==> flow/design.v <==
`timescale 1ns / 1ps
module mat_mul #
	(
        parameter integer DIM_LOG = 2,     
        parameter integer DIM = 2**DIM_LOG,
        parameter integer SIZE = DIM*DIM,
        parameter integer SIZE_LOG = 2*DIM_LOG,
        parameter integer DATA_WIDTH = 32
    )
    (
		input wire  s00_axi_aclk,
		input wire  s00_axi_aresetn,
		output wire  s00_axis_tready,
		input wire [DATA_WIDTH-1 : 0] s00_axis_tdata,
		input wire  s00_axis_tlast,
        input wire  s00_axis_tvalid,
		output wire  m00_axis_tvalid,
        output wire [DATA_WIDTH-1 : 0] m00_axis_tdata,
        output wire [(DATA_WIDTH/8)-1 : 0] m00_axis_tstrb,
        output wire  m00_axis_tlast,
        input wire  m00_axis_tready,
        input wire sel, 
        input wire start
    );
	reg busy;               
	reg item_done;          
	reg matrix_done;        
	reg start_transfer;     
	reg transfer;           
	reg last_transfer;      
	reg mac_enable;         
    reg [DATA_WIDTH-1 : 0] mem_A [0 : SIZE-1];  
    reg [DATA_WIDTH-1 : 0] mem_B [0 : SIZE-1];  
    reg [DATA_WIDTH-1 : 0] mem_R [0 : SIZE-1];  
    reg [DATA_WIDTH-1 : 0] mat_A;    
    reg [DATA_WIDTH-1 : 0] mat_B;    
    reg [DATA_WIDTH-1 : 0] mat_R;    
    reg [SIZE_LOG-1 : 0] addr_stream_in;     
    reg [SIZE_LOG-1 : 0] addr_stream_out;    
    wire [SIZE_LOG-1 : 0] addr_A;    
    wire [SIZE_LOG-1 : 0] addr_B;    
    reg [SIZE_LOG-1 : 0] addr_R;     
    reg [DIM_LOG-1 : 0] row_cnt;     
    reg [DIM_LOG-1 : 0] col_cnt;     
    reg [DIM_LOG-1 : 0] tmp_cnt;     
    wire [DATA_WIDTH-1 : 0] mad;     
    reg [DATA_WIDTH-1 : 0] mac;      
    assign s00_axis_tready = !busy  && s00_axis_tvalid ;  
    always @ (posedge s00_axi_aclk) begin
        if (!s00_axi_aresetn || s00_axis_tlast)
            addr_stream_in <= 0;
        else if (s00_axis_tready)  
            addr_stream_in <= addr_stream_in+1 ;  
    end
    always @ (posedge s00_axi_aclk) begin 
        if (s00_axis_tvalid && !sel && s00_axis_tready)  
            mem_A [addr_stream_in] <= s00_axis_tdata;
        if (busy)  
            mat_A <= mem_A [addr_A];
    end
    always @ (posedge s00_axi_aclk) begin
        if (s00_axis_tvalid && sel && s00_axis_tready)  
            mem_B [addr_stream_in] <= s00_axis_tdata;
        if (busy)  
            mat_B <= mem_B [addr_B];
    end
    assign m00_axis_tstrb = 4'hf;    
    assign m00_axis_tdata = mat_R;   
    assign m00_axis_tlast = last_transfer;   
    assign m00_axis_tvalid =  transfer; 
    always @ (posedge s00_axi_aclk) begin
        if (!s00_axi_aresetn || matrix_done)  
            addr_stream_out <= 0;
        else if ((m00_axis_tready && transfer  || start_transfer  ))  
            addr_stream_out <=   addr_stream_out + 1;  
    end
    always @ (posedge s00_axi_aclk) begin
        if (!s00_axi_aresetn)
            start_transfer <= 0;
        else
            start_transfer <= matrix_done; 
    end
    always @ (posedge s00_axi_aclk) begin
        if (!s00_axi_aresetn || (m00_axis_tlast && m00_axis_tvalid && m00_axis_tready))  
            transfer <= 0;
        else if (start_transfer)  
            transfer <= 1; 
    end
    always @ (posedge s00_axi_aclk) begin
        if (!s00_axi_aresetn)
            last_transfer <= 0;
        else if (m00_axis_tready && transfer || start_transfer)
            last_transfer <= (addr_stream_out == SIZE-1); 
    end
    always @ (posedge s00_axi_aclk) begin
        if (item_done)  
            mem_R [addr_R] <= mad ;  
        if (m00_axis_tready && transfer || start_transfer)  
            mat_R <= mem_R [addr_stream_out];
    end
    always @ (posedge s00_axi_aclk) begin
        if (!s00_axi_aresetn || matrix_done ) 
            busy <= 0;
        else if (start )  
            busy <= 1'b1;
    end
    always @ (posedge s00_axi_aclk) begin
        if (!s00_axi_aresetn)
            item_done <= 0;
        else
            item_done <= (tmp_cnt==DIM-1 && busy) ;  
    end
    always @ (posedge s00_axi_aclk) begin
        if (!s00_axi_aresetn)
            matrix_done <= 0;
        else
            matrix_done <= (row_cnt == DIM-1) && (col_cnt == DIM-1) && (tmp_cnt==DIM-1) ;  
    end
    always @ (posedge s00_axi_aclk) begin
        if (!s00_axi_aresetn || start || tmp_cnt == DIM)  
            tmp_cnt <= 0;
        else if (busy && !matrix_done)  
            tmp_cnt <= tmp_cnt + 1;
    end
    always @ (posedge s00_axi_aclk) begin
        if (!s00_axi_aresetn || start || col_cnt==DIM)  
            col_cnt <= 0;
        else if (busy && tmp_cnt==DIM-1)  
            col_cnt <= col_cnt + 1;
    end
    always @ (posedge s00_axi_aclk) begin
        if (!s00_axi_aresetn || start || row_cnt==DIM)  
            row_cnt <= 0;
        else if (busy && col_cnt == DIM-1 && tmp_cnt==DIM-1)  
            row_cnt <= row_cnt + 1;
    end
    assign addr_A = row_cnt * (DIM) + tmp_cnt;  
    assign addr_B = tmp_cnt * (DIM) + col_cnt;
    always @ (posedge s00_axi_aclk) begin
        if (!s00_axi_aresetn || start)
            addr_R <= 0;
        else if (busy && item_done)  
            addr_R <= addr_R + 1 ;  
    end
    assign mad = mat_A * mat_B + mac;
    always @ (posedge s00_axi_aclk) begin
       if (!s00_axi_aresetn || tmp_cnt==0 )  
           mac <= 0;
       else if (mac_enable)
           mac <= mad ;  
    end
    always @ (posedge s00_axi_aclk) begin
       if (!s00_axi_aresetn)
           mac_enable <= 0;
       else if (busy)
           mac_enable <= 1;  
    end
endmodule
Appendix: tool output

== Tool chain data of mat_mul ==
Each step is given for the RTL above and for the edited RTL.
Lines under "original" count in the file above, lines under "edited" in the edited file.
"difference" is "edited" less "original", of the values as shown; "rel. change" is that difference over "original", in percent.
Operators carry their Yosys type and port widths (W data, S select, Z words).
Cell names lack the library's common part.
A cell with -- has no value.
Design
  design top: mat_mul
  clock input: s00_axi_aclk
  cell library: sky130hd
  timing corner: tt_025C_1v80

== Edit of the RTL ==
The edit as a unified diff against the file above.
The edited RTL no longer does the same as the RTL above: the edit was made by script, with no optimisation intended.
begin of diff
@@ -143,5 +143,5 @@
             addr_R <= addr_R + 1 ;  
     end
-    assign mad = mat_A * mat_B + mac;
+    assign mad = (mat_A & mat_B) + mac;
     always @ (posedge s00_axi_aclk) begin
        if (!s00_axi_aresetn || tmp_cnt==0 )  
end of diff

== Elaborated design ==
Source: Yosys, flattened and elaborated, memories not mapped. Widths are those after wreduce; folded enables and synchronous resets count as part of the registers. Registers that Yosys merges into a memory's read port (data or address) are not register bits. Print and check cells do not count. Equal cells are merged and count once.
Memory sizes are those after Yosys's memory passes, which may raise the word count (mostly to a power of two), join words into wider ones and drop unused or constant bits.
Bit counts
  register bits after elaboration: original 57, edited 57, difference 0, rel. change 0.00%
  bits in writable memories: original 1536, edited 1536, difference 0, rel. change 0.00%
  clocked read ports x word width: original 96, edited 96, difference 0, rel. change 0.00%
  memory cells: original 3, edited 3, difference 0, rel. change 0.00%
  output and inout port bits: original 39, edited 39, difference 0, rel. change 0.00%
  elaborated cells: original 66, edited 66, difference 0, rel. change 0.00%
Memories
  shape (words x width / read and write ports): original mem_A 16 x 32 bit 1R1W; mem_B 16 x 32 bit 1R1W; mem_R 16 x 32 bit 1R1W, edited mem_A 16 x 32 bit 1R1W; mem_B 16 x 32 bit 1R1W; mem_R 16 x 32 bit 1R1W
Cells by class
  $add $sub $neg: original 9, edited 9, difference 0, rel. change 0.00%
  $mul: original 1, edited 0, difference -1, rel. change -100.00%
  equal/unequal tests: original 4, edited 4, difference 0, rel. change 0.00%
  multiplexer cells: original 9, edited 9, difference 0, rel. change 0.00%
  bitwise gates (word level): original 0, edited 1, difference +1
  reductions and logical operators: original 26, edited 26, difference 0, rel. change 0.00%
Operators by type and width
  $mul A32 B32 Y32: original 1, edited 0, difference -1, rel. change -100.00%
  $and A32 B32 Y32: original 0, edited 1, difference +1
Operator kinds equal on both sides are left out: 13.

== Depth ==
Depth = most cells in a row (Yosys ltp): at word level without a register or memory, in the mapped netlist without a sequential cell, where the memories' decode and read muxes count.
Logic depth
  depth in word-level cells: original 4, edited 4, difference 0, rel. change 0.00%
  ABC_AREA: original 0, edited 0
  depth in mapped cells: original 30, edited 12, difference -18, rel. change -60.00%
  depth with buffers taken out: original 27, edited 10, difference -17, rel. change -62.96%

== After synthesis ==
Source: synth_stat.txt of the flow (Yosys; design flattened, memories mapped). It holds for the ABC_AREA given above (unset counts as 0); a run with the other value may have another netlist.
Synthesis totals
  cells in the netlist: original 4406, edited 2811, difference -1595, rel. change -36.20%
  synthesis area (um^2): original 79502.5, edited 64837.2, difference -14665.3, rel. change -18.45%
  sequential part of the area (um^2): original 50148.1, edited 50148.1, difference 0.0, rel. change 0.00%
  flip-flop cells: original 1689, edited 1689, difference 0, rel. change 0.00%
Cells by type
  inv_1: original 510, edited 10, difference -500, rel. change -98.04%
  fa_1: original 438, edited 1, difference -437, rel. change -99.77%
  and2_1: original 292, edited 35, difference -257, rel. change -88.01%
  nand2_1: original 265, edited 50, difference -215, rel. change -81.13%
  ha_1: original 137, edited 44, difference -93, rel. change -67.88%
  clkbuf_1: original 162, edited 76, difference -86, rel. change -53.09%
  xnor2_1: original 70, edited 22, difference -48, rel. change -68.57%
  buf_2: original 2, edited 38, difference +36, rel. change +1800.00%
  buf_1: original 49, edited 21, difference -28, rel. change -57.14%
  mux2i_1: original 31, edited 15, difference -16, rel. change -51.61%
  a21oi_1: original 31, edited 46, difference +15, rel. change +48.39%
  a22o_1: original 0, edited 12, difference +12
  nor2_1: original 103, edited 94, difference -9, rel. change -8.74%
  xor2_1: original 26, edited 18, difference -8, rel. change -30.77%
  nand4_1: original 5, edited 12, difference +7, rel. change +140.00%
  o21a_1: original 3, edited 7, difference +4, rel. change +133.33%
  and3_1: original 2, edited 6, difference +4, rel. change +200.00%
  nor3b_1: original 0, edited 4, difference +4
Cell types equal on both sides are left out: 11.
The list need not be complete.

== Path before layout ==
OpenSTA on the mapped netlist: ideal clock, no wires. The path of least setup slack (recovery checks aside). Input and output delay are each 20% of the period. Register names are those of the netlist, which keeps one name where synthesis merged equal registers.
Timing after synthesis
  kind: original reg-to-reg, edited input-to-reg
  from: original register mat_A[13], edited input s00_axis_tvalid
  to: original register mac[29], edited memory mem_B[0][0]
  period (ps): original 10000, edited 10000, difference 0, rel. change 0.00%
  input delay (ps): edited 2000
  launch time at the first pin (ps): original 0, edited 2000, difference +2000
  arrival (ps): original 7391, edited 4088, difference -3303, rel. change -44.69%
  setup slack (ps): original 2542, edited 5491, difference +2949
  path delay (ps): original 7457, edited 2509, difference -4948, rel. change -66.35%
  stages: original 29, edited 4, difference -25, rel. change -86.21%
  synthesis period reached (ps): original 7458, edited 4509, difference -2949, rel. change -39.54%
"path delay" is the arrival time less input delay plus setup time.
"stages" counts driving pins, that of a launching flip-flop among them; a cell with two outputs on the path counts twice.
"synthesis period reached" is the clock period less the worst setup slack; recovery checks do not enter. This is arithmetic on one report: input and output delays are still those of the set period (20% each).
Between the ends stands the longest chain of elaborated cells between them, by number of cells; it is not shown to be the way that was timed. Of several equally long chains one is given.
Each line given opens the expression or statement behind the cell; cells for indexed reads and writes are added by Yosys, which also makes memories of some case tables.
On the way, after synthesis, original
  cell sequence: edfxtp_1 -> clkbuf_1 -> clkbuf_1 -> and2_1 -> fa_1 -> fa_1 -> fa_1 -> inv_1 -> fa_1 -> inv_1 -> fa_1 -> inv_1 -> fa_1 -> inv_1 -> fa_1 -> inv_1 -> fa_1 -> inv_1 -> ha_1 -> clkbuf_1 -> a21oi_1 -> o21ai_0 -> a22oi_1 -> o211ai_1 -> a2111oi_0 -> o21bai_1 -> xor2_1 -> mux2i_1 -> nor2_1
  length of the longest elaborated chain: 2
RTL lines, path after synthesis, original
  start, declared: RTL line 35  | reg [DATA_WIDTH-1 : 0] mat_A;
  $mul A32 B32 Y32: RTL line 145  | assign mad = mat_A * mat_B + mac;
  $add A32 B32 Y32: RTL line 145
  end, assigned: RTL line 148  | mac <= 0;
  end, assigned: RTL line 150  | mac <= mad ;
  end, declared: RTL line 47  | reg [DATA_WIDTH-1 : 0] mac;
Some nets on the timed path still bear RTL names; the line given drives or declares the net.
Nets with RTL names, path after synthesis, original (RTL line)
  mad[29]: 145
edited: The path ends at the enable pin of a flip-flop; only ways to that pin are counted.
On the way, after synthesis, edited
  cell sequence: nor2b_1 -> clkbuf_1 -> nand3_1 -> nor2_1
  length of the longest elaborated chain: 3
RTL lines, path after synthesis, edited
  start, declared: RTL line 16  | input wire  s00_axis_tvalid,
  $logic_and A1 B1 Y1: RTL line 48  | assign s00_axis_tready = !busy  && s00_axis_tvalid ;
  $logic_and A1 B1 Y1: RTL line 62  | if (s00_axis_tvalid && sel && s00_axis_tready)
  $mux W4: RTL line 62
  end, declared: RTL line 33  | reg [DATA_WIDTH-1 : 0] mem_B [0 : SIZE-1];
Nets with RTL names, path after synthesis, edited (RTL line)
  s00_axis_tready: 48

== Path in the finished layout ==
Path of least setup slack in the final report of each run of pair 1 (OpenROAD, finished layout, wires in). Where an end is a register, its clock arrival counts in the times.
The report prints the path's times to 10 ps; the period is as set.
Timing post-layout
  kind: original reg-to-reg, edited input-to-output
  from: original register mat_B[2], edited input s00_axis_tvalid
  to: original memory mem_R[2][31], edited output s00_axis_tready
  period (ps): original 10000, edited 10000, difference 0, rel. change 0.00%
  input delay (ps): edited 2000
  launch time at the first pin (ps): original 860, edited 2000, difference +1140, rel. change +132.56%
  arrival (ps): original 9480, edited 3400, difference -6080, rel. change -64.14%
  setup slack (ps): original 1070, edited 4600, difference +3530
  stages: original 24, edited 4, difference -20, rel. change -83.33%
Between the ends stands the longest chain of elaborated cells between them, by number of cells; it is not shown to be the way that was timed. Of several equally long chains one is given.
On the way, post-layout, original
  cell sequence: edfxtp_1 -> nand2_1 -> fa_1 -> fa_1 -> inv_1 -> fa_1 -> inv_1 -> fa_1 -> inv_1 -> fa_1 -> inv_1 -> fa_1 -> fa_1 -> fa_1 -> inv_1 -> ha_1 -> a21oi_1 -> o21ai_0 -> a22oi_1 -> o211ai_1 -> a2111oi_0 -> o21ai_0 -> nand3_1 -> and2_1
  length of the longest elaborated chain: 3
RTL lines, path post-layout, original
  start, declared: RTL line 36  | reg [DATA_WIDTH-1 : 0] mat_B;
  $mul A32 B32 Y32: RTL line 145  | assign mad = mat_A * mat_B + mac;
  $add A32 B32 Y32: RTL line 145
  $mux W32: RTL line 96  | if (item_done)
  end, declared: RTL line 34  | reg [DATA_WIDTH-1 : 0] mem_R [0 : SIZE-1];
On the way, post-layout, edited
  cell sequence: clkdlybuf4s50_1 -> nor2b_1 -> buf_4 -> clkdlybuf4s50_1
  length of the longest elaborated chain: 1
RTL lines, path post-layout, edited
  start, declared: RTL line 16  | input wire  s00_axis_tvalid,
  $logic_and A1 B1 Y1: RTL line 48  | assign s00_axis_tready = !busy  && s00_axis_tvalid ;
  end, declared: RTL line 13  | output wire s00_axis_tready,

== Layout results ==
Both versions went through the flow (Yosys, OpenROAD) with the same settings in each pair. Constraints: input delay and output delay 20% of the set period each, output load 0.01 pF.
Flow settings, pair 1
  CORE_UTILIZATION: 40
  PLACE_DENSITY: 0.6
  period_ns: 10.0
  CAP_MARGIN: 20
  CORE_MARGIN: 2
  SLEW_MARGIN: 20
Final reports, pair 1
  post-synthesis cell area (um^2): original 79502.5, edited 64837.2, difference -14665.3, rel. change -18.45%
  area of the die (um^2): original 202338.0, edited 165328.0, difference -37010.0, rel. change -18.29%
  standard-cell area of the final layout (um^2): original 89682.3, edited 74383.8, difference -15298.5, rel. change -17.06%
  worst setup slack after layout (ps): original 1068, edited 4595, difference +3527
  smallest hold slack (ps): original 482, edited 487, difference +5
  achieved clock period (ps): original 8932, edited 5405, difference -3527, rel. change -39.49%
Flow settings, pair 2
  CAP_MARGIN: 40
  CELL_PAD_IN_SITES_DETAIL_PLACEMENT: 0
  CORE_MARGIN: 2
  CORE_UTILIZATION: 44
  CTS_CLUSTER_SIZE: 93
  GPL_ROUTABILITY_DRIVEN: 1
  PLACE_DENSITY_LB_ADDON: 0.11
  SETUP_SLACK_MARGIN: 3.51
  period_ns: 13.8
  SLEW_MARGIN: 20
Final reports, pair 2
  post-synthesis cell area (um^2): original 79502.5, edited 64837.2, difference -14665.3, rel. change -18.45%
  area of the die (um^2): original 184105.0, edited 150443.0, difference -33662.0, rel. change -18.28%
  standard-cell area of the final layout (um^2): original 90123.9, edited 75119.5, difference -15004.4, rel. change -16.65%
  worst setup slack after layout (ps): original 5299, edited 7100, difference +1801
  smallest hold slack (ps): original 487, edited 468, difference -19
  achieved clock period (ps): original 8501, edited 6700, difference -1801, rel. change -21.19%
"achieved clock period" means the clock period less the worst setup slack. The figure is calculated, with input and output delays left at 20% of the set period.
